==> flow/design.v <==
module APB_Slave#( parameter DWIDTH = 32, AWIDTH = 5)            
(   input                                      PCLK,             
    input                                   PRESETn,             
    input                                     PSELx,             
    input                                   PENABLE,             
    input                        [AWIDTH-1:0] PADDR,             
    input                                    PWRITE,             
    input                       [DWIDTH-1:0] PWDATA,             
    output reg                  [DWIDTH-1:0] PRDATA,             
    output                                   PREADY,             
    output                                   PSLVERR             
);  
    localparam                  [2:0] IDLE   = 3'b000;           
    localparam                  [2:0] READY  = 3'b001;           
    localparam                  [2:0] READ   = 3'b010;           
    localparam                  [2:0] WRITE  = 3'b011;           
    localparam                  [2:0] ERROR  = 3'b100;           
    reg                           [2:0] current_state;           
    reg                           [2:0]    next_state;           
    reg           [DWIDTH-1:0] mem_arr[2**AWIDTH-1:0];           
    wire          [AWIDTH-1:0]           base_address;           
    wire                                   PADDR_VALID;          
always @(posedge PCLK,negedge PRESETn)
    if(!PRESETn)
        current_state <= IDLE;  
    else
        current_state <= next_state;  
always @(*)
begin
    case(current_state)  
        IDLE : 
                next_state <= PSELx? READY:IDLE;  
        READY: 
                next_state <= !PSELx?                IDLE   
                            : !PADDR_VALID?         ERROR  
                            : !PENABLE?             READY  
                            : !PWRITE?              READ
                            :                       WRITE; 
        WRITE: 
                next_state <= !PSELx?                IDLE   
                            : !PENABLE?             READY  
                            :                       WRITE; 
        READ : 
                next_state <= !PSELx?                IDLE   
                            : !PENABLE?             READY  
                            :                       READ;  
        ERROR: 
                next_state <= PSELx&!PADDR_VALID?   ERROR  
                            : PSELx?                READY  
                            :                       IDLE;  
        default:
                next_state <= IDLE;
    endcase
end
always @(posedge PCLK)
begin
    if(current_state==READY && PSELx && PENABLE && PWRITE)
        mem_arr[PADDR] <= PWDATA;
end
always @(*)
begin
    if(current_state==READY && PSELx && PENABLE && !PWRITE)
        PRDATA = mem_arr[PADDR];
    else
        PRDATA = {DWIDTH{1'b0}};
end
    assign base_address[AWIDTH-1:0] = 'b0;
    assign PADDR_VALID = (PADDR>base_address) || (PADDR<(2**AWIDTH-1+base_address));
    assign PREADY= (current_state==READY);
    assign PSLVERR= (current_state==ERROR);
endmodule
Hand-over note for APB_Slave

==> Tool chain data of APB_Slave <==
Module APB_Slave before and after one edit of its RTL, step after step.
Lines under "orig" count in the file above, lines under "edited" in the edited file.
"delta": "edited" minus "orig" as printed here. "rel_change_pct": 100 x difference / "orig".
Library cell names are shortened.
{ "design": {"top_module": "APB_Slave", "clock": "PCLK", "lib": "sky130hd", "lib_corner": "tt_025C_1v80"} }

==> The edit <==
Unified diff, file above to edited file.
A script made this edit. It changes what the design does and was not meant as an optimisation.
begin of diff
@@ -7,8 +7,10 @@
     input                                    PWRITE,             
     input                       [DWIDTH-1:0] PWDATA,             
-    output reg                  [DWIDTH-1:0] PRDATA,             
+    output reg                  [DWIDTH-1:0] PRDATA_ext,             
     output                                   PREADY,             
     output                                   PSLVERR             
 );  
+    reg [DWIDTH-1:0] PRDATA;
+    always @(posedge PCLK) PRDATA_ext <= PRDATA;
     localparam                  [2:0] IDLE   = 3'b000;           
     localparam                  [2:0] READY  = 3'b001;           
end of diff

==> Word level <==
Source: Yosys, flattened and elaborated, memories not mapped. Widths are those after wreduce; folded enables and synchronous resets count as part of the registers. Registers that Yosys merges into a memory's read port (data or address) are not register bits. Print and check cells do not count. Equal cells are merged and count once.
Memory sizes are those after Yosys's memory passes, which may raise the word count (mostly to a power of two), join words into wider ones and drop unused or constant bits.
{ "word_totals": {"columns": ["item", "orig", "edited", "delta", "rel_change_pct"], "rows": [
  ["latch_bits", 0, 0, 0, null],
  ["mem_count", 1, 1, 0, 0.00],
  ["rom_bits", 0, 0, 0, null],
  ["mem_bits_rw", 1024, 1024, 0, 0.00],
  ["output_inout_bits", 34, 34, 0, 0.00],
  ["ff_bits", 3, 3, 0, 0.00],
  ["clocked_rd_ports_x_width", 0, 32, 32, null]
]} }
{ "op_classes": {"columns": ["item", "orig", "edited", "delta", "rel_change_pct"], "rows": [
  ["div_mod_pow", 0, 0, 0, null],
  ["n_cmp", 2, 2, 0, 0.00],
  ["equal", 4, 4, 0, 0.00],
  ["shift", 0, 0, 0, null],
  ["reduce_logical", 8, 9, 1, 12.50],
  ["n_addsub", 0, 0, 0, null],
  ["n_mux", 15, 14, -1, -6.67],
  ["logic", 1, 1, 0, 0.00],
  ["multipliers", 0, 0, 0, null]
]} }
{ "mem_list": {"columns": ["item", "orig", "edited"], "rows": [
  ["mem_shapes", "mem_arr 32 x 32 bit 1R1W", "mem_arr 32 x 32 bit 1R1W"]
]} }
{ "op_table": {"columns": ["operator", "orig", "edited", "delta", "rel_change_pct"], "rows": [
  ["1-bit zero test", 2, 3, 1, 50.00],
  ["32-bit two-way mux", 2, 1, -1, -50.00],
  ["2-bit two-way mux", 5, 5, 0, 0.00],
  ["1-bit logical AND", 4, 4, 0, 0.00],
  ["1-bit two-way mux", 3, 3, 0, 0.00],
  ["3-bit two-way mux", 3, 3, 0, 0.00],
  ["3-bit by 2-bit equality test with 1-bit output with constant B", 2, 2, 0, 0.00],
  ["1-bit bitwise AND", 1, 1, 0, 0.00],
  ["3-bit by 1-bit equality test with 1-bit output with constant B", 1, 1, 0, 0.00],
  ["3-bit equality test with constant B", 1, 1, 0, 0.00],
  ["5-bit by 1-bit greater-than comparator with 1-bit output with constant B", 1, 1, 0, 0.00],
  ["3-bit zero test", 1, 1, 0, 0.00],
  ["1-bit logical OR", 1, 1, 0, 0.00],
  ["5-bit < comparator with constant B", 1, 1, 0, 0.00],
  ["5-bit two-way mux", 1, 1, 0, 0.00],
  ["3-bit parallel mux with 5-bit select", 1, 1, 0, 0.00]
]} }

==> Longest topological paths <==
Longest topological path by Yosys (ltp), each cell counted once; first at word level (registers and memories cut), then after technology mapping (sequential cells cut; the memories' decode and read muxes count).
{ "logic_depth": {"columns": ["item", "orig", "edited", "delta", "rel_change_pct"], "rows": [
  ["ltp_word", 6, 6, 0, 0.00],
  ["abc_area", "0", "0", null, null],
  ["ltp_mapped", 8, 8, 0, 0.00],
  ["depth_no_buf", 4, 4, 0, 0.00]
]} }

==> Mapped cells and area <==
Yosys stat after the flow's synthesis: flattened, memories mapped to cells. It holds for the ABC_AREA given above (unset counts as 0); a run with the other value may have another netlist.
{ "types": {"columns": ["cell", "orig", "edited", "delta", "rel_change_pct"], "rows": [
  ["dfxtp_1", 0, 32, 32, null],
  ["buf_2", 68, 59, -9, -13.24],
  ["clkbuf_1", 48, 55, 7, 14.58],
  ["nand2_1", 5, 10, 5, 100.00],
  ["nand2b_1", 0, 5, 5, null],
  ["buf_1", 1, 5, 4, 400.00],
  ["nand3b_1", 3, 0, -3, -100.00],
  ["buf_6", 9, 7, -2, -22.22],
  ["or3_1", 2, 0, -2, -100.00],
  ["or3b_2", 2, 0, -2, -100.00],
  ["nor2b_1", 0, 2, 2, null],
  ["nor2_1", 97, 98, 1, 1.03],
  ["nor4_1", 32, 33, 1, 3.12],
  ["nor3_1", 6, 5, -1, -16.67],
  ["nand3_1", 3, 4, 1, 33.33],
  ["or4b_1", 3, 4, 1, 33.33],
  ["or4b_4", 1, 0, -1, -100.00],
  ["clkbuf_2", 0, 1, 1, null]
]} }
The list need not be complete.
{ "synth_totals": {"columns": ["item", "orig", "edited", "delta", "rel_change_pct"], "rows": [
  ["flip_flops", 1029, 1061, 32, 3.11],
  ["synth_area_um2", 39335.2, 39977.1, 641.9, 1.63],
  ["seqArea_um2", 30875.9, 31516.5, 640.6, 2.07],
  ["buffers", 129, 130, 1, 0.78],
  ["cell_count", 2130, 2171, 41, 1.92]
]} }

==> Path before layout <==
Source: OpenSTA report_checks on the synthesized netlist (no wires, ideal clock, input and output delay 20% of the period each), path of least setup slack; recovery checks are left aside. Register names are those of the netlist, which keeps one name where synthesis merged equal registers.
{ "synth_timing": {"columns": ["item", "orig", "edited", "delta", "rel_change_pct"], "rows": [
  ["path_type", "input-to-reg", "input-to-reg", null, null],
  ["start", "input port PADDR[1]", "input port PADDR[1]", null, null],
  ["end", "memory mem_arr[27][0]", "memory mem_arr[3][0]", null, null],
  ["clock_period_ps", 5500, 5500, 0, 0.00],
  ["setup_ps", 461, 502, 41, null],
  ["n_path_buf", 4, 4, 0, 0.00],
  ["in_delay_ps", 1100, 1100, 0, 0.00],
  ["setup_slack_ps", 726, -54, -780, null],
  ["path_delay_ps", 3674, 4455, 781, 21.26],
  ["driving_pins", 6, 6, 0, 0.00],
  ["arrival_ps", 4313, 5053, 740, 17.16],
  ["launch_ps", 1100, 1100, 0, 0.00],
  ["t_required_ps", 5039, 4998, -41, -0.81],
  ["period_less_setup_slack_ps", 4774, 5554, 780, 16.34]
]} }
"path_delay_ps" is the arrival time less input delay plus setup time.
"driving_pins": output pins that drive a net of the path, with the launching flip-flop's if there is one; two outputs of one cell count as two.
"period_less_setup_slack_ps" = period - worst setup slack (recovery checks aside). The figure is calculated, with input and output delays left at 20% of the set period.
The rows between start and end are the longest chain of elaborated cells between them; the timing report does not say that the signal goes this way. Where chains are equally long, one stands for them.
A line is the first line of the expression or statement that the cell stems from. Yosys adds cells for indexed reads and writes and turns some case tables into memories.
{ "synth_via_orig": {"path_cell_list": "buf_2 buf_2 buf_2 buf_2 nand3_1 nor3_1", "elab_chain_cells": 1, "cone_cells": 1, "cone_classes": "mux: 1"} }
{ "synth_rtl_orig": {"columns": ["item", "line_no", "text"], "rows": [
  ["start, declared", 6, "input                        [AWIDTH-1:0] PADDR,"],
  ["5-bit two-way mux", 57, "if(current_state==READY && PSELx && PENABLE && PWRITE)"],
  ["end, declared", 20, "reg           [DWIDTH-1:0] mem_arr[2**AWIDTH-1:0];"]
]} }
{ "synth_via_edited": {"path_cell_list": "buf_2 buf_4 buf_2 buf_2 nand2_1 nor4_1", "elab_chain_cells": 1, "cone_cells": 1, "cone_classes": "mux: 1"} }
{ "synth_rtl_edited": {"columns": ["item", "line_no", "text"], "rows": [
  ["start, declared", 6, "input                        [AWIDTH-1:0] PADDR,"],
  ["5-bit two-way mux", 59, "if(current_state==READY && PSELx && PENABLE && PWRITE)"],
  ["end, declared", 22, "reg           [DWIDTH-1:0] mem_arr[2**AWIDTH-1:0];"]
]} }

==> Worst path after layout <==
From the final timing report of each run of set A: the path of least setup slack in the routed layout; clock arrival at registers is part of the times.
The report prints the path's times to 10 ps; the period is as set.
{ "layout_timing": {"columns": ["item", "orig", "edited", "delta", "rel_change_pct"], "rows": [
  ["path_type", "input-to-output", "input-to-reg", null, null],
  ["start", "input port PADDR[0]", "input port PADDR[4]", null, null],
  ["end", "output port PRDATA[13]", "register PRDATA_ext[20]", null, null],
  ["out_delay_ps", 1100, null, null, null],
  ["arrival_ps", 4290, 4410, 120, 2.80],
  ["clock_period_ps", 5500, 5500, 0, 0.00],
  ["launch_ps", 1100, 1100, 0, 0.00],
  ["in_delay_ps", 1100, 1100, 0, 0.00],
  ["setup_ps", null, 70, null, null],
  ["setup_slack_ps", 110, 1680, 1570, null],
  ["t_required_ps", 4400, 6100, 1700, 38.64],
  ["driving_pins", 8, 7, -1, -12.50],
  ["n_path_buf", 4, 3, -1, -25.00]
]} }
The rows between start and end are the longest chain of elaborated cells between them; the timing report does not say that the signal goes this way. Where chains are equally long, one stands for them.
The chain passes a memory read, where the word-level depth is cut; so it can be longer than that depth.
{ "layout_via_orig": {"path_cell_list": "clkdlybuf4s50_1 buf_4 or4b_2 buf_12 o22ai_1 nor2_1 a31oi_1 clkdlybuf4s50_1", "elab_chain_cells": 2, "cone_cells": 2, "cone_classes": "mux: 1; memory: 1"} }
{ "layout_rtl_orig": {"columns": ["item", "line_no", "text"], "rows": [
  ["start, declared", 6, "input                        [AWIDTH-1:0] PADDR,"],
  ["memory 32 x 32 bit", 20, "reg           [DWIDTH-1:0] mem_arr[2**AWIDTH-1:0];"],
  ["32-bit two-way mux", 62, "if(current_state==READY && PSELx && PENABLE && !PWRITE)"],
  ["end, declared", 9, "output reg                  [DWIDTH-1:0] PRDATA,"]
]} }
{ "layout_via_edited": {"path_cell_list": "clkdlybuf4s50_1 nand4bb_2 buf_4 buf_4 o22ai_1 nor4_1 a31oi_1"} }
{ "layout_rtl_edited": {"columns": ["item", "line_no", "text"], "rows": [
  ["start, declared", 6, "input                        [AWIDTH-1:0] PADDR,"],
  ["end, declared", 9, "output reg                  [DWIDTH-1:0] PRDATA_ext,"]
]} }
edited: Chain of elaborated cells between the ends: none given.

==> Measured runs <==
Both versions went through the flow (Yosys, OpenROAD) with the same settings in each pair. Constraints: input delay and output delay 20% of the set period each, output load 0.01 pF.
{ "settings_set_A": {"period_ns": 5.5, "CAP_MARGIN": 20, "CORE_MARGIN": 2, "CORE_UTILIZATION": 40, "SLEW_MARGIN": 20} }
{ "results_set_A": {"columns": ["item", "orig", "edited", "delta", "rel_change_pct"], "rows": [
  ["cell_area_final_um2", 45839.0, 46030.4, 191.4, 0.42],
  ["finish.utilization_pct", 46.8, 46.6, -0.2, null],
  ["achieved_period_ps", 5387, 3817, -1570, -29.14],
  ["die_um2", 100863.0, 102486.0, 1623.0, 1.61],
  ["final_setup_tns_ps", 0, 0, 0, null],
  ["design_power_mw", 15.962, 16.523, 0.561, 3.51],
  ["final_setup_ws_ps", 113, 1683, 1570, null],
  ["ws_hold_ps", 540, 516, -24, null],
  ["post_synth_area_um2", 39335.2, 39977.1, 641.9, 1.63]
]} }
{ "settings_set_B": {"ABC_AREA": 0, "CELL_PAD_IN_SITES_DETAIL_PLACEMENT": 0, "CORE_ASPECT_RATIO": 0.52, "CORE_UTILIZATION": 37, "CTS_CLUSTER_SIZE": 46, "GPL_TIMING_DRIVEN": 1, "MAX_ROUTING_LAYER": "met4", "PLACE_DENSITY_LB_ADDON": 0.24, "SETUP_SLACK_MARGIN": 0.18, "period_ns": 8.39, "CAP_MARGIN": 20, "CORE_MARGIN": 2, "SLEW_MARGIN": 20} }
{ "results_set_B": {"columns": ["item", "orig", "edited", "delta", "rel_change_pct"], "rows": [
  ["cell_area_final_um2", 44816.7, 45439.8, 623.1, 1.39],
  ["finish.utilization_pct", 42.4, 42.7, 0.3, null],
  ["achieved_period_ps", 7289, 4750, -2539, -34.83],
  ["die_um2", 109076.0, 110833.0, 1757.0, 1.61],
  ["final_setup_tns_ps", 0, 0, 0, null],
  ["design_power_mw", 10.026, 10.453, 0.427, 4.26],
  ["final_setup_ws_ps", 1101, 3640, 2539, null],
  ["ws_hold_ps", 505, 511, 6, null],
  ["post_synth_area_um2", 39335.2, 39977.1, 641.9, 1.63]
]} }
"achieved_period_ps" = clock period - worst setup slack. The figure is calculated, with input and output delays left at 20% of the set period.
"design_power_mw" is the tool's figure for a default switching activity; nothing was simulated.

End of note.
